==> flow/design.v <==
module instruction_fetch (
  input clk,
  input rstn,
  input suspend_cpu,
  input       pc_take_branch,    
  input [7:0] pc_branch_target,  
  output [7:0] pc_instruction_address
);
reg [7:0] pc;
always @(posedge clk or negedge rstn) begin
  if (rstn == 1'b0) begin
    pc <= 8'd0;
  end else if (pc_take_branch == 1'b1) begin
    pc <= pc_branch_target;
  end else if (suspend_cpu == 1'b0) begin
    pc <= pc + 8'd1;
  end
end
assign pc_instruction_address = pc;
endmodule
module instruction_decode (
  input clk,
  input rstn,
  input suspend_cpu,
  input [20:0] instruction,
  input [15:0] wb_regfile_writeback,  
  input  [3:0] wb_rd_id,              
  input        wb_reg_write,          
  output reg [4:0] opcode,
  output reg alu_src,
  output reg mem_branch,
  output reg mem_write,
  output reg mem_read,
  output reg reg_write,
  output reg mem_to_reg,
  output reg sema_read,
  output reg sema_write,
  output reg  [3:0] rd_id,
  output reg [15:0] rs1,
  output reg [15:0] rs2,
  output reg [15:0] imm
);
localparam ADD = 5'd0;
localparam SUB = 5'd1;
localparam MUL = 5'd2;
localparam DIV = 5'd3;
localparam AND = 5'd4;
localparam OR = 5'd5;
localparam XOR = 5'd6;
localparam NOT = 5'd7;
localparam ADDI = 5'd8;
localparam SUBI = 5'd9;
localparam MULI = 5'd10;
localparam DIVI = 5'd11;
localparam ANDI = 5'd12;
localparam ORI = 5'd13;
localparam XORI = 5'd14;
localparam SHL = 5'd15;
localparam SHR = 5'd16;
localparam SHLI = 5'd17;
localparam SHRI = 5'd18;
localparam BEQ = 5'd19;
localparam BNE = 5'd20;
localparam BGT = 5'd21;
localparam BLT = 5'd22;
localparam CEQ = 5'd23;
localparam CNE = 5'd24;
localparam CGT = 5'd25;
localparam CLT = 5'd26;
localparam LD = 5'd27;
localparam ST = 5'd28;
localparam SEMA_RD = 5'd29;
localparam SEMA_WR = 5'd30;
localparam JALR = 5'd31;
wire [4:0] op_i;
wire [3:0] rs1_id;
wire [3:0] rs2_id;
wire [7:0] i_imm;
wire [7:0] b_imm;
reg [15:0] regfile [1:15];
assign op_i   = instruction[4:0];
assign i_imm  = instruction[20:13];
assign b_imm  = {instruction[20:17], instruction[8:5]};
assign rs1_id = instruction[12:9];
assign rs2_id = instruction[16:13];
wire [15:0] rs1_val = (rs1_id == 4'd0) ? 16'd0 : regfile[rs1_id];
wire [15:0] rs2_val = (rs2_id == 4'd0) ? 16'd0 : regfile[rs2_id];
always @(posedge clk or negedge rstn) begin
  if (rstn == 1'b0) begin
    opcode <= 5'd0;
    alu_src <= 1'b0;
    mem_branch <= 1'b0;
    mem_write <= 1'b0;
    mem_read <= 1'b0;
    reg_write <= 1'b0;
    mem_to_reg <= 1'b0;
    sema_read <= 1'b0;
    sema_write <= 1'b0;
    rd_id <= 4'd0;
    rs1 <= 16'd0;
    rs2 <= 16'd0;
    imm <= 16'd0;
  end else if (suspend_cpu == 1'b0) begin
    opcode <= op_i;
    rd_id <= instruction[8:5];
    rs1 <= rs1_val;
    rs2 <= rs2_val;
    alu_src <= 1'b0;
    mem_branch <= 1'b0;
    mem_write <= 1'b0;
    mem_read <= 1'b0;
    reg_write <= 1'b0;
    mem_to_reg <= 1'b0;
    sema_read <= 1'b0;
    sema_write <= 1'b0;
    imm <= 16'd0;
    case (op_i)
      ADD, SUB, MUL, DIV, AND, OR, XOR, NOT, SHL, SHR: begin
        reg_write <= 1'b1;
      end
      ADDI, SUBI, MULI, DIVI, ANDI, ORI, XORI, SHLI, SHRI: begin
        alu_src <= 1'b1;
        reg_write <= 1'b1;
        imm <= {8'd0, i_imm};
      end
      BEQ, BNE, BGT, BLT: begin
        mem_branch <= 1'b1;
        imm <= {8'd0, b_imm};
      end
      CEQ, CNE, CGT, CLT: begin
        sema_write <= 1'b1;
      end
      LD: begin
        mem_read <= 1'b1;
        reg_write <= 1'b1;
        mem_to_reg <= 1'b1;
        imm <= {8'd0, i_imm};
      end
      ST: begin
        mem_write <= 1'b1;
        imm <= {8'd0, i_imm};
      end
      SEMA_RD: begin
        reg_write <= 1'b1;
        mem_to_reg <= 1'b1;
        sema_read <= 1'b1;
      end
      SEMA_WR: begin
        sema_write <= 1'b1;
      end
      JALR: begin
        mem_branch <= 1'b1;
        reg_write <= 1'b1;
      end
      default: begin
      end
    endcase
  end
end
integer i_reg;
always @(posedge clk or negedge rstn) begin
  if (rstn == 1'b0) begin
    for (i_reg = 1; i_reg < 16; i_reg = i_reg + 1) begin
      regfile[i_reg] <= 16'd0;
    end
  end else if ((wb_reg_write == 1'b1) && (wb_rd_id != 4'd0)) begin
    regfile[wb_rd_id] <= wb_regfile_writeback;
  end
end
endmodule
module instruction_execute (
  input  clk,
  input  rstn,
  input  suspend_cpu,
  output phase_done,
  input [4:0] id_opcode,
  input [7:0] id_pc,       
  input id_alu_src,
  input id_mem_branch,
  input id_mem_write,
  input id_mem_read,
  input id_reg_write,
  input id_mem_to_reg,
  input id_sema_read,
  input id_sema_write,
  input [3:0]  id_rd_id,
  input [15:0] id_rs1,
  input [15:0] id_rs2,
  input [15:0] id_imm,
  output reg [15:0] alu_result,
  output reg  [7:0] branch_target_address,
  output reg        branch_taken,
  output reg  [3:0] ex_rd_id,
  output reg        ex_mem_branch,
  output reg        ex_mem_write,
  output reg        ex_mem_read,
  output reg        ex_reg_write,
  output reg        ex_mem_to_reg,
  output reg        ex_sema_read,
  output reg        ex_sema_write,
  output reg  [7:0] ex_mem_addr,
  output reg [15:0] ex_mem_write_data
);
localparam ADD = 5'd0;
localparam SUB = 5'd1;
localparam MUL = 5'd2;
localparam DIV = 5'd3;
localparam AND = 5'd4;
localparam OR = 5'd5;
localparam XOR = 5'd6;
localparam NOT = 5'd7;
localparam ADDI = 5'd8;
localparam SUBI = 5'd9;
localparam MULI = 5'd10;
localparam DIVI = 5'd11;
localparam ANDI = 5'd12;
localparam ORI = 5'd13;
localparam XORI = 5'd14;
localparam SHL = 5'd15;
localparam SHR = 5'd16;
localparam SHLI = 5'd17;
localparam SHRI = 5'd18;
localparam BEQ = 5'd19;
localparam BNE = 5'd20;
localparam BGT = 5'd21;
localparam BLT = 5'd22;
localparam CEQ = 5'd23;
localparam CNE = 5'd24;
localparam CGT = 5'd25;
localparam CLT = 5'd26;
localparam JALR = 5'd31;
wire [15:0] alu_in1;
wire [15:0] alu_in2;
reg  [15:0] alu_single_cycle_out;
reg         cond;
wire is_multi_cycle = (id_opcode == MUL) || (id_opcode == MULI) ||
                      (id_opcode == DIV) || (id_opcode == DIVI);
wire is_div = (id_opcode == DIV) || (id_opcode == DIVI);
assign alu_in1 = id_rs1;
assign alu_in2 = (id_alu_src == 1'b1) ? id_imm : id_rs2;
always @(*) begin
  case (id_opcode)
    ADD, ADDI: alu_single_cycle_out = alu_in1 + alu_in2;
    SUB, SUBI: alu_single_cycle_out = alu_in1 - alu_in2;
    AND, ANDI: alu_single_cycle_out = alu_in1 & alu_in2;
    OR, ORI:   alu_single_cycle_out = alu_in1 | alu_in2;
    XOR, XORI: alu_single_cycle_out = alu_in1 ^ alu_in2;
    NOT:       alu_single_cycle_out = ~alu_in1;
    SHL, SHLI: alu_single_cycle_out = alu_in1 << alu_in2[3:0];
    SHR, SHRI: alu_single_cycle_out = alu_in1 >> alu_in2[3:0];
    JALR:      alu_single_cycle_out = {8'd0, id_pc};
    default:   alu_single_cycle_out = 16'b0;
  endcase
end
always @(*) begin
  case (id_opcode)
    BEQ, CEQ: cond = (alu_in1 == alu_in2);
    BNE, CNE: cond = (alu_in1 != alu_in2);
    BGT, CGT: cond = (alu_in1 > alu_in2);
    BLT, CLT: cond = (alu_in1 < alu_in2);
    JALR:     cond = 1'b1;
    default:  cond = 1'b0;
  endcase
end
reg [15:0] mul_acc;
reg [16:0] div_temp;
reg [15:0] dividend;
reg [15:0] divisor;
reg [15:0] multiplicand;
reg  [4:0] cycle_count;
wire [16:0] div_shift = {div_temp[15:0], dividend[15]};
wire [16:0] div_diff  = div_shift - {1'b0, divisor};
always @(posedge clk or negedge rstn) begin
  if (rstn == 1'b0) begin
    mul_acc <= 16'd0;
    div_temp <= 17'd0;
    dividend <= 16'd0;
    divisor <= 16'd0;
    multiplicand <= 16'd0;
    cycle_count <= 5'd0;
  end else if ((suspend_cpu == 1'b0) && is_multi_cycle) begin
    if (cycle_count == 5'd0) begin
      mul_acc <= 16'd0;
      div_temp <= 17'd0;
      multiplicand <= alu_in1;
      dividend <= is_div ? alu_in1 : alu_in2;
      divisor <= alu_in2;
      cycle_count <= 5'd1;
    end else if (cycle_count <= 5'd16) begin
      if (is_div) begin
        if (div_diff[16] == 1'b0) begin
          div_temp <= div_diff;
          dividend <= {dividend[14:0], 1'b1};
        end else begin
          div_temp <= div_shift;
          dividend <= {dividend[14:0], 1'b0};
        end
      end else begin
        if (dividend[0]) begin
          mul_acc <= mul_acc + multiplicand;
        end
        multiplicand <= multiplicand << 1;
        dividend <= dividend >> 1;
      end
      cycle_count <= cycle_count + 5'd1;
    end
  end else begin
    cycle_count <= 5'd0;
  end
end
assign phase_done = is_multi_cycle ? (cycle_count == 5'd17) : 1'b1;
always @(posedge clk or negedge rstn) begin
  if (rstn == 1'b0) begin
    alu_result    <= 16'd0;
    branch_target_address <= 8'd0;
    branch_taken  <= 1'b0;
    ex_rd_id      <= 4'b0;
    ex_mem_branch <= 1'b0;
    ex_mem_write  <= 1'b0;
    ex_mem_read   <= 1'b0;
    ex_reg_write  <= 1'b0;
    ex_mem_to_reg <= 1'b0;
    ex_sema_read  <= 1'b0;
    ex_sema_write <= 1'b0;
    ex_mem_addr   <= 8'd0;
    ex_mem_write_data <= 16'd0;
  end else if ((suspend_cpu == 1'b0) && phase_done) begin
    alu_result    <= is_multi_cycle ? (is_div ? dividend : mul_acc) : alu_single_cycle_out;
    branch_target_address <= (id_opcode == JALR) ? alu_in1[7:0] : id_imm[7:0];
    branch_taken  <= cond;
    ex_rd_id      <= id_rd_id;
    ex_mem_branch <= id_mem_branch;
    ex_mem_write  <= id_mem_write;
    ex_mem_read   <= id_mem_read;
    ex_reg_write  <= id_reg_write;
    ex_mem_to_reg <= id_mem_to_reg;
    ex_sema_read  <= id_sema_read;
    ex_sema_write <= id_sema_write;
    ex_mem_addr   <= id_imm[7:0];
    ex_mem_write_data <= (id_opcode == CEQ || id_opcode == CNE ||
                          id_opcode == CGT || id_opcode == CLT) ? {15'd0, cond} : id_rs1;
  end
end
endmodule
module memory_access (
  input clk,
  input rstn,
  input suspend_cpu,
  output phase_done,
  input sema_valid,
  input sema_data_in,
  input sema_is_empty,
  output sema_ready,
  output sema_write,
  output sema_data_out,
  input [15:0] ex_alu_result,
  input  [7:0] ex_branch_target_address,
  input        ex_branch_taken,
  input  [3:0] ex_rd_id,
  input        ex_mem_branch,
  input        ex_mem_write,
  input        ex_mem_read,
  input        ex_reg_write,
  input        ex_mem_to_reg,
  input        ex_sema_read,
  input        ex_sema_write,
  input  [7:0] ex_mem_addr,
  input [15:0] ex_mem_write_data,
  input [15:0] data_memory_read_data,
  output  [7:0] data_memory_address,
  output        data_memory_write_en,
  output [15:0] data_memory_write_data,
  output reg [15:0] mem_alu_result,
  output reg  [3:0] mem_rd_id,
  output reg        mem_reg_write,
  output            mem_take_branch,
  output      [7:0] mem_branch_target_address
);
assign data_memory_address = ex_mem_addr;
assign data_memory_write_en = ex_mem_write & ~suspend_cpu;
assign data_memory_write_data = ex_mem_write_data;
assign mem_take_branch = ex_branch_taken & ex_mem_branch & ~suspend_cpu;
assign mem_branch_target_address = ex_branch_target_address;
assign sema_write    = ex_sema_write & ~suspend_cpu;
assign sema_data_out = ex_mem_write_data[0];
assign sema_ready    = ex_sema_read & ~suspend_cpu;
assign phase_done = ex_sema_write ? sema_is_empty :
                    ex_sema_read  ? sema_valid    : 1'b1;
always @(posedge clk or negedge rstn) begin
  if (rstn == 1'b0) begin
    mem_alu_result <= 16'd0;
    mem_rd_id      <= 4'd0;
    mem_reg_write  <= 1'b0;
  end else if ((suspend_cpu == 1'b0) && phase_done) begin
    if (ex_mem_to_reg == 1'b1) begin
      mem_alu_result <= ex_sema_read ? {15'd0, sema_data_in} : data_memory_read_data;
    end else begin
      mem_alu_result <= ex_alu_result;
    end
    mem_rd_id      <= ex_rd_id;
    mem_reg_write  <= ex_reg_write;
  end
end
endmodule
module register_writeback (
  input suspend_cpu,
  input [15:0] mem_alu_result,
  input  [3:0] mem_rd_id,
  input        mem_reg_write,
  output [15:0] wb_regfile_writeback,
  output  [3:0] wb_rd_id,
  output        wb_reg_write
);
assign wb_reg_write = mem_reg_write & ~suspend_cpu;
assign wb_rd_id = mem_rd_id;
assign wb_regfile_writeback = mem_alu_result;
endmodule
module byte_unit_top (
  input clk,
  input rstn,
  output  [7:0] imem_addr,
  input  [20:0] imem_data,
  output  [7:0] dmem_addr,
  output        dmem_we,
  output [15:0] dmem_wdata,
  input  [15:0] dmem_rdata,
  input  sema_valid_i,  
  input  sema_data_i,   
  output sema_ready_o,  
  input  sema_is_empty_i,  
  output sema_write_o,     
  output sema_data_o,      
  output halted
);
wire [7:0]  if_instruction_address_o;
reg  [20:0] if_instruction;
wire [4:0]  id_opcode_o;
wire        id_alu_src_o;
wire        id_mem_branch_o;
wire        id_mem_write_o;
wire        id_mem_read_o;
wire        id_reg_write_o;
wire        id_mem_to_reg_o;
wire        id_sema_read_o;
wire        id_sema_write_o;
wire [3:0]  id_rd_id_o;
wire [15:0] id_rs1_o;
wire [15:0] id_rs2_o;
wire [15:0] id_imm_o;
wire        ex_phase_done_o;
wire [15:0] ex_alu_result_o;
wire  [7:0] ex_branch_target_address_o;
wire        ex_branch_taken_o;
wire  [3:0] ex_rd_id_o;
wire        ex_mem_branch_o;
wire        ex_mem_write_o;
wire        ex_mem_read_o;
wire        ex_reg_write_o;
wire        ex_mem_to_reg_o;
wire        ex_sema_read_o;
wire        ex_sema_write_o;
wire  [7:0] ex_mem_addr_o;
wire [15:0] ex_mem_write_data_o;
wire        mem_phase_done_o;
wire [15:0] mem_alu_result_o;
wire [3:0]  mem_rd_id_o;
wire        mem_reg_write_o;
wire        mem_take_branch_o;
wire  [7:0] mem_branch_target_address_o;
wire [15:0] wb_regfile_writeback_o;
wire  [3:0] wb_rd_id_o;
wire        wb_reg_write_o;
localparam [2:0] IF = 3'd0, ID = 3'd1, EX = 3'd2, MEM = 3'd3, WB = 3'd4, HALT = 3'd5;
reg [2:0] cpu_phase;
wire if_suspend_cpu_i  = (cpu_phase != IF);
wire id_suspend_cpu_i  = (cpu_phase != ID);
wire ex_suspend_cpu_i  = (cpu_phase != EX);
wire mem_suspend_cpu_i = (cpu_phase != MEM);
wire wb_suspend_cpu_i  = (cpu_phase != WB);
always @(posedge clk or negedge rstn) begin
  if (rstn == 1'b0) begin
    cpu_phase <= IF;
  end else begin
    case (cpu_phase)
      IF:  cpu_phase <= (&imem_data) ? HALT : ID;
      ID:  cpu_phase <= EX;
      EX:  if (ex_phase_done_o) cpu_phase <= MEM;
      MEM: if (mem_phase_done_o) cpu_phase <= WB;
      WB:  cpu_phase <= IF;
      default: cpu_phase <= HALT;
    endcase
  end
end
always @(posedge clk or negedge rstn) begin
  if (rstn == 1'b0) begin
    if_instruction <= {{16{1'b0}}, 5'b01111};  
  end else if (if_suspend_cpu_i == 1'b0) begin
    if_instruction <= imem_data;
  end
end
assign imem_addr = if_instruction_address_o;
assign halted = (cpu_phase == HALT);
instruction_fetch instruction_fetch_inst (
  .clk (clk),
  .rstn (rstn),
  .suspend_cpu (if_suspend_cpu_i),
  .pc_take_branch (mem_take_branch_o),
  .pc_branch_target (mem_branch_target_address_o),
  .pc_instruction_address (if_instruction_address_o)
);
instruction_decode instruction_decode_inst (
  .clk (clk),
  .rstn (rstn),
  .suspend_cpu (id_suspend_cpu_i),
  .instruction (if_instruction),
  .wb_regfile_writeback (wb_regfile_writeback_o),
  .wb_reg_write (wb_reg_write_o),
  .wb_rd_id (wb_rd_id_o),
  .opcode (id_opcode_o),
  .alu_src (id_alu_src_o),
  .mem_branch (id_mem_branch_o),
  .mem_write (id_mem_write_o),
  .mem_read (id_mem_read_o),
  .reg_write (id_reg_write_o),
  .mem_to_reg (id_mem_to_reg_o),
  .sema_read (id_sema_read_o),
  .sema_write (id_sema_write_o),
  .rd_id (id_rd_id_o),
  .rs1 (id_rs1_o),
  .rs2 (id_rs2_o),
  .imm (id_imm_o)
);
instruction_execute instruction_execute_inst (
  .clk (clk),
  .rstn (rstn),
  .suspend_cpu (ex_suspend_cpu_i),
  .phase_done (ex_phase_done_o),
  .id_opcode (id_opcode_o),
  .id_pc (if_instruction_address_o),
  .id_alu_src (id_alu_src_o),
  .id_mem_branch (id_mem_branch_o),
  .id_mem_write (id_mem_write_o),
  .id_mem_read (id_mem_read_o),
  .id_reg_write (id_reg_write_o),
  .id_mem_to_reg (id_mem_to_reg_o),
  .id_sema_read (id_sema_read_o),
  .id_sema_write (id_sema_write_o),
  .id_rd_id (id_rd_id_o),
  .id_rs1 (id_rs1_o),
  .id_rs2 (id_rs2_o),
  .id_imm (id_imm_o),
  .alu_result (ex_alu_result_o),
  .branch_target_address (ex_branch_target_address_o),
  .branch_taken (ex_branch_taken_o),
  .ex_rd_id (ex_rd_id_o),
  .ex_mem_branch (ex_mem_branch_o),
  .ex_mem_write (ex_mem_write_o),
  .ex_mem_read (ex_mem_read_o),
  .ex_reg_write (ex_reg_write_o),
  .ex_mem_to_reg (ex_mem_to_reg_o),
  .ex_sema_read (ex_sema_read_o),
  .ex_sema_write (ex_sema_write_o),
  .ex_mem_addr (ex_mem_addr_o),
  .ex_mem_write_data (ex_mem_write_data_o)
);
memory_access memory_access_inst (
  .clk (clk),
  .rstn (rstn),
  .suspend_cpu (mem_suspend_cpu_i),
  .phase_done (mem_phase_done_o),
  .sema_valid (sema_valid_i),
  .sema_data_in (sema_data_i),
  .sema_is_empty (sema_is_empty_i),
  .sema_ready (sema_ready_o),
  .sema_write (sema_write_o),
  .sema_data_out (sema_data_o),
  .ex_alu_result (ex_alu_result_o),
  .ex_branch_target_address (ex_branch_target_address_o),
  .ex_branch_taken (ex_branch_taken_o),
  .ex_rd_id (ex_rd_id_o),
  .ex_mem_branch (ex_mem_branch_o),
  .ex_mem_write (ex_mem_write_o),
  .ex_mem_read (ex_mem_read_o),
  .ex_reg_write (ex_reg_write_o),
  .ex_mem_to_reg (ex_mem_to_reg_o),
  .ex_sema_read (ex_sema_read_o),
  .ex_sema_write (ex_sema_write_o),
  .ex_mem_addr (ex_mem_addr_o),
  .ex_mem_write_data (ex_mem_write_data_o),
  .data_memory_read_data (dmem_rdata),
  .data_memory_address (dmem_addr),
  .data_memory_write_en (dmem_we),
  .data_memory_write_data (dmem_wdata),
  .mem_alu_result (mem_alu_result_o),
  .mem_rd_id (mem_rd_id_o),
  .mem_reg_write (mem_reg_write_o),
  .mem_take_branch (mem_take_branch_o),
  .mem_branch_target_address (mem_branch_target_address_o)
);
register_writeback register_writeback_inst (
  .suspend_cpu (wb_suspend_cpu_i),
  .mem_alu_result (mem_alu_result_o),
  .mem_rd_id (mem_rd_id_o),
  .mem_reg_write (mem_reg_write_o),
  .wb_regfile_writeback (wb_regfile_writeback_o),
  .wb_rd_id (wb_rd_id_o),
  .wb_reg_write (wb_reg_write_o)
);
endmodule
Tool chain data of byte_unit_top
What the tools print for byte_unit_top, step after step. Line numbers count from 1 in the design file above. Operators carry their Yosys type and port widths (W data, S select, Z words). The mark n/a stands for no value.

Top: byte_unit_top. Clock: clk. Standard-cell library: sky130hd. Timing corner: tt_025C_1v80.

Word level
Source: Yosys, flattened and elaborated. Widths are those after wreduce. Registers that Yosys merges into a memory's read port (data or address) are not register bits. Print and check cells do not count. Equal cells are merged and count once.

The entry for flip-flop bits (word level) reads 501. Under bits of input ports stands 42. The entry for output and inout bits reads 37.

The entry for $add $sub $neg reads 6. Order comparisons: 3. Under equality and inequality tests stands 120. The entry for shifts and indexed selects reads 2. The figure for multiplexer cells is 49. The entry for bitwise gates (word level) reads 13. Under reductions and logical operators stands 62.

Operators with widths (count): $pmux W16 S15 (2); $mux W16 (23); $eq A5 B5 Y1 const B (29); $pmux W16 S9 (1); $eq A4 B4 Y1 const B (24); $eq A5 B4 Y1 const B (16); $eq A4 B3 Y1 const B (12); $eq A5 B3 Y1 const B (8); $reduce_and A2 Y1 (18); $add A16 B16 Y16 (2); $reduce_or A2 Y1 (12); $eq A4 B2 Y1 const B (6); $mux W8 (3); $reduce_or A22 Y1 (1); $reduce_and A21 Y1 (1); $eq A5 B2 Y1 const B (4); $sub A17 B16 Y17 (1); $sub A16 B16 Y16 (1); $gt A16 B16 Y1 (1); $lt A16 B16 Y1 (1); $eq A16 B16 Y1 (1); $ne A16 B16 Y1 (1); $and A16 B16 Y16 (1); $or A16 B16 Y16 (1); $xor A16 B16 Y16 (1); $shl A16 B4 Y16 (1); $shr A16 B4 Y16 (1); $not A16 Y16 (1).

Other operator kinds: 35; their cells: 81.

Logic depth
Yosys ltp: most cells in a row. Word level: on the elaborated netlist, between registers, memories and ports. Mapped: between sequential cells and ports; inverters and the memories' decode and read muxes count.

The entry for word-level depth reads 7. For ABC_AREA the number is 1. The entry for depth in mapped cells reads 20.

Netlist
Source: synth_stat.txt of the flow (Yosys; design flattened, memories mapped). It holds for the ABC_AREA given above (unset counts as 0); a run with the other value may have another netlist. Totals and module areas in this step are rounded.

Under standard cells after synthesis stands 4031. The figure for synthesis area is 29170 µm². Under area of sequential cells stands 12340 µm². For mapped flip-flops the number is 493. Under buffer cells stands 186.

Cell types: sky130_fd_sc_hd__dfrtp_1 (count 489, total area 1.22E+04 µm²); sky130_fd_sc_hd__nand2_1 (count 1055, total area 3.96E+03 µm²); sky130_fd_sc_hd__o21ai_0 (count 541, total area 2.71E+03 µm²); sky130_fd_sc_hd__inv_1 (count 477, total area 1.79E+03 µm²); sky130_fd_sc_hd__nand3_1 (count 310, total area 1.55E+03 µm²); sky130_fd_sc_hd__ha_1 (count 84, total area 1.05E+03 µm²); sky130_fd_sc_hd__nor2_1 (count 249, total area 934.646 µm²); sky130_fd_sc_hd__a21oi_1 (count 173, total area 865.83 µm²); sky130_fd_sc_hd__o22ai_1 (count 131, total area 819.536 µm²); sky130_fd_sc_hd__clkbuf_1 (count 124, total area 465.446 µm²); sky130_fd_sc_hd__nand4_1 (count 69, total area 431.664 µm²); sky130_fd_sc_hd__o211ai_1 (count 30, total area 225.216 µm²); sky130_fd_sc_hd__buf_2 (count 42, total area 210.202 µm²); sky130_fd_sc_hd__nor3_1 (count 28, total area 140.134 µm²); sky130_fd_sc_hd__o31ai_1 (count 18, total area 135.13 µm²); sky130_fd_sc_hd__xor2_1 (count 13, total area 113.859 µm²); sky130_fd_sc_hd__a211oi_1 (count 15, total area 112.608 µm²); sky130_fd_sc_hd__dfstp_2 (count 4, total area 105.101 µm²).

Not listed: further types 38, cells in them 179.

Path before layout
OpenSTA on the mapped netlist: ideal clock, no wires. The path of least setup slack (recovery checks aside). Input and output delay are each 20% of the period. Register names are those of the netlist, which keeps one name where synthesis merged equal registers.

Path kind: register to register. Start: register instruction_decode_inst.alu_src. End: register instruction_execute_inst.alu_result[2]. Period: 5.0 ns. The entry for data arrival time reads 2.287 ns. Data required time: 4.883 ns. For path slack the number is 2.596 ns. The figure for delay of the path is 2.404 ns. Under driving pins on the path stands 16. Buffers on the path: 1. Synthesis period reached: 2.404 ns.

"delay of the path" = arrival - input delay + setup time. "driving pins on the path": output pins that drive a net of the path, with the launching flip-flop's if there is one; two outputs of one cell count as two. "synthesis period reached" is the clock period less the worst setup slack; recovery checks do not enter. This is arithmetic on one report: input and output delays are still those of the set period (20% each). Between the ends stands the longest chain of elaborated cells between them, by number of cells; it is not shown to be the way that was timed. Of several equally long chains one is given. A line is the first line of the expression or statement that the cell stems from. Yosys adds cells for indexed reads and writes and turns some case tables into memories. A register here has more assigning lines than the two given.

Cells stage by stage: sky130_fd_sc_hd__dfrtp_1 -> sky130_fd_sc_hd__inv_2 -> sky130_fd_sc_hd__nand2_2 -> sky130_fd_sc_hd__nand2_2 -> sky130_fd_sc_hd__buf_4 -> sky130_fd_sc_hd__ha_1 -> sky130_fd_sc_hd__fa_1 -> sky130_fd_sc_hd__or2_2 -> sky130_fd_sc_hd__nand3_1 -> sky130_fd_sc_hd__nand4_1 -> sky130_fd_sc_hd__nor2_1 -> sky130_fd_sc_hd__nand2_1 -> sky130_fd_sc_hd__inv_1 -> sky130_fd_sc_hd__nand4_1 -> sky130_fd_sc_hd__o21ai_1 -> sky130_fd_sc_hd__inv_1. Under length of the longest elaborated chain stands 4. Under elaborated cells on any way between the ends stands 10. The entry for RTL lines with such cells reads 10. Those cells by class: add/sub: 2; shift: 2; mux: 3; logic: 3.

Ends and longest elaborated chain, after synthesis: start, declared (RTL line 30) `output reg alu_src,`; start, assigned (RTL line 91) `alu_src <= 1'b0;`; start, assigned (RTL line 108) `alu_src <= 1'b0;`; $mux W16 (RTL line 240) `assign alu_in2 = (id_alu_src == 1'b1) ? id_imm : id_rs2;`; $sub A16 B16 Y16 (RTL line 244) `SUB, SUBI: alu_single_cycle_out = alu_in1 - alu_in2;`; $pmux W16 S9 (RTL line 242) `case (id_opcode)`; $mux W16 (RTL line 328) `alu_result    <= is_multi_cycle ? (is_div ? dividend : mul_acc) : alu_single_cycle_out;`; end, assigned (RTL line 314) `alu_result    <= 16'd0;`; end, assigned (RTL line 328); end, declared (RTL line 190) `output reg [15:0] alu_result,`.

Some nets on the timed path still bear RTL names; the line given drives or declares the net.

Named nets, after synthesis (RTL line): instruction_execute_inst.alu_in2[0] (240).

Worst path after layout
From the final timing report of run A: the path of least setup slack in the routed layout; clock arrival at registers is part of the times.

Path kind: register to register. Start: register instruction_decode_inst.alu_src. End: register instruction_execute_inst.alu_result[2]. Period: 5.0 ns. The entry for data arrival time reads 4.55 ns. Data required time: 5.52 ns. For path slack the number is 0.96 ns. Under driving pins on the path stands 15. Buffers on the path: 2.

Between the ends stands the longest chain of elaborated cells between them, by number of cells; it is not shown to be the way that was timed. Of several equally long chains one is given. A register here has more assigning lines than the two given.

Cells stage by stage: sky130_fd_sc_hd__dfrtp_1 -> sky130_fd_sc_hd__o21ai_0 -> sky130_fd_sc_hd__buf_2 -> sky130_fd_sc_hd__buf_2 -> sky130_fd_sc_hd__ha_1 -> sky130_fd_sc_hd__inv_1 -> sky130_fd_sc_hd__or2_2 -> sky130_fd_sc_hd__nand3_1 -> sky130_fd_sc_hd__nand4_1 -> sky130_fd_sc_hd__nor2_1 -> sky130_fd_sc_hd__nand2_1 -> sky130_fd_sc_hd__inv_1 -> sky130_fd_sc_hd__nand4_1 -> sky130_fd_sc_hd__o21ai_1 -> sky130_fd_sc_hd__inv_1. Under length of the longest elaborated chain stands 4. Under elaborated cells on any way between the ends stands 10. The entry for RTL lines with such cells reads 10. Those cells by class: add/sub: 2; shift: 2; mux: 3; logic: 3.

Ends and longest elaborated chain, after layout: start, declared (RTL line 30) `output reg alu_src,`; start, assigned (RTL line 91) `alu_src <= 1'b0;`; start, assigned (RTL line 108) `alu_src <= 1'b0;`; $mux W16 (RTL line 240) `assign alu_in2 = (id_alu_src == 1'b1) ? id_imm : id_rs2;`; $sub A16 B16 Y16 (RTL line 244) `SUB, SUBI: alu_single_cycle_out = alu_in1 - alu_in2;`; $pmux W16 S9 (RTL line 242) `case (id_opcode)`; $mux W16 (RTL line 328) `alu_result    <= is_multi_cycle ? (is_div ? dividend : mul_acc) : alu_single_cycle_out;`; end, assigned (RTL line 314) `alu_result    <= 16'd0;`; end, assigned (RTL line 328); end, declared (RTL line 190) `output reg [15:0] alu_result,`.

Lab notebook: byte_unit_top

Settings and measured results of 6 stored flow runs for module byte_unit_top (sky130hd), not sorted in any way. The constraints put input and output delay at 20% of the set period each and load the outputs with 0.01 pF. "achieved clock period" is the run's clock period less its worst setup slack. It is reckoned from that one timing run; input and output delays stay at 20% of the period that was set. "time used up by the worst setup path" is the time allowed to the run's worst setup path (the clock period less input and output delay, where it has them) less its slack. Clock arrival times count: a late capture clock shortens it, a late launch clock lengthens it. Values from the reports are rounded here.

Run A has these settings: ABC_AREA 1; CAP_MARGIN 10; CORE_ASPECT_RATIO 1.17; CORE_MARGIN 3; CORE_UTILIZATION 35; CTS_CLUSTER_DIAMETER 45; CTS_CLUSTER_SIZE 58; GPL_ROUTABILITY_DRIVEN 0; GPL_TIMING_DRIVEN 0; HOLD_SLACK_MARGIN -0.07; MAX_ROUTING_LAYER met5; SETUP_SLACK_MARGIN 0.63; TNS_END_PERCENT 50; period_ns 5.0; SLEW_MARGIN 20. The worst setup slack after layout comes to 0.964 ns. The die size stands at 86,840 µm². The achieved clock period stands at 4.036 ns. The chip area in the Yosys report reads 29,170 µm². The utilization after routing is 41.5 %. For the total negative setup slack the run shows 0.000 ns. The time used up by the worst setup path stands at 4.04 ns. Class of the worst setup path: register to register. The standard-cell area after layout stands at 33,970 µm².

Run B has these settings: ABC_AREA 1; CORE_ASPECT_RATIO 0.87; CORE_MARGIN 3; CORE_UTILIZATION 35; CTS_CLUSTER_DIAMETER 45; CTS_CLUSTER_SIZE 79; GPL_ROUTABILITY_DRIVEN 0; GPL_TIMING_DRIVEN 0; HOLD_SLACK_MARGIN -0.07; MAX_ROUTING_LAYER met4; TNS_END_PERCENT 55; period_ns 5.0; CAP_MARGIN 20; SLEW_MARGIN 20. The worst setup slack after layout comes to 1.117 ns. The die size stands at 86,840 µm². The achieved clock period stands at 3.883 ns. The chip area in the Yosys report reads 29,170 µm². The utilization after routing is 41.8 %. For the total negative setup slack the run shows 0.000 ns. The time used up by the worst setup path stands at 2.88 ns. Class of the worst setup path: register to output. The standard-cell area after layout stands at 34,440 µm².

Run C has these settings: ABC_AREA 1; CAP_MARGIN 10; CELL_PAD_IN_SITES_DETAIL_PLACEMENT 0; CELL_PAD_IN_SITES_GLOBAL_PLACEMENT 1; CORE_ASPECT_RATIO 1.86; CORE_MARGIN 10; CORE_UTILIZATION 34; CTS_CLUSTER_DIAMETER 246; CTS_CLUSTER_SIZE 59; GPL_ROUTABILITY_DRIVEN 0; MAX_ROUTING_LAYER met4; MIN_ROUTING_LAYER met2; PLACE_DENSITY_LB_ADDON 0.08; SETUP_SLACK_MARGIN 0.62; SLEW_MARGIN 5; period_ns 3.07. The worst setup slack after layout comes to 0.405 ns. The die size stands at 98,470 µm². The achieved clock period stands at 2.665 ns. The chip area in the Yosys report reads 29,170 µm². The utilization after routing is 40.5 %. For the total negative setup slack the run shows 0.000 ns. The time used up by the worst setup path stands at 2.66 ns. Class of the worst setup path: register to register. The standard-cell area after layout stands at 34,440 µm².

Run D has these settings: ABC_AREA 1; CORE_UTILIZATION 41; CTS_CLUSTER_SIZE 92; GPL_TIMING_DRIVEN 0; MAX_ROUTING_LAYER met4; PLACE_DENSITY_LB_ADDON 0.05; SETUP_SLACK_MARGIN 1.13; TNS_END_PERCENT 75; period_ns 5.27; CAP_MARGIN 20; CORE_MARGIN 2; SLEW_MARGIN 20. The worst setup slack after layout comes to 1.464 ns. The die size stands at 73,290 µm². The achieved clock period stands at 3.806 ns. The chip area in the Yosys report reads 29,170 µm². The utilization after routing is 47.2 %. For the total negative setup slack the run shows 0.000 ns. The time used up by the worst setup path stands at 2.75 ns. Class of the worst setup path: register to output. The standard-cell area after layout stands at 33,180 µm².

Run E has these settings: ABC_AREA 1; CORE_ASPECT_RATIO 0.87; CORE_MARGIN 3; CORE_UTILIZATION 35; CTS_CLUSTER_DIAMETER 45; CTS_CLUSTER_SIZE 58; GPL_ROUTABILITY_DRIVEN 0; GPL_TIMING_DRIVEN 0; HOLD_SLACK_MARGIN -0.07; MAX_ROUTING_LAYER met5; TNS_END_PERCENT 50; period_ns 5.0; CAP_MARGIN 20; SLEW_MARGIN 20. The worst setup slack after layout comes to 1.149 ns. The die size stands at 86,840 µm². The achieved clock period stands at 3.851 ns. The chip area in the Yosys report reads 29,170 µm². The utilization after routing is 41.8 %. For the total negative setup slack the run shows 0.000 ns. The time used up by the worst setup path stands at 2.85 ns. Class of the worst setup path: register to output. The standard-cell area after layout stands at 34,430 µm².

Run F has these settings: ABC_AREA 1; CAP_MARGIN 15; CELL_PAD_IN_SITES_DETAIL_PLACEMENT 1; CORE_MARGIN 10; CORE_UTILIZATION 32; MAX_ROUTING_LAYER met5; PLACE_DENSITY_LB_ADDON 0.27; SETUP_SLACK_MARGIN 0.05; SLEW_MARGIN 10; period_ns 3.79. The worst setup slack after layout comes to 0.383 ns. The die size stands at 103,600 µm². The achieved clock period stands at 3.407 ns. The chip area in the Yosys report reads 29,170 µm². The utilization after routing is 37.3 %. For the total negative setup slack the run shows 0.000 ns. The time used up by the worst setup path stands at 2.65 ns. Class of the worst setup path: register to output. The standard-cell area after layout stands at 33,720 µm².
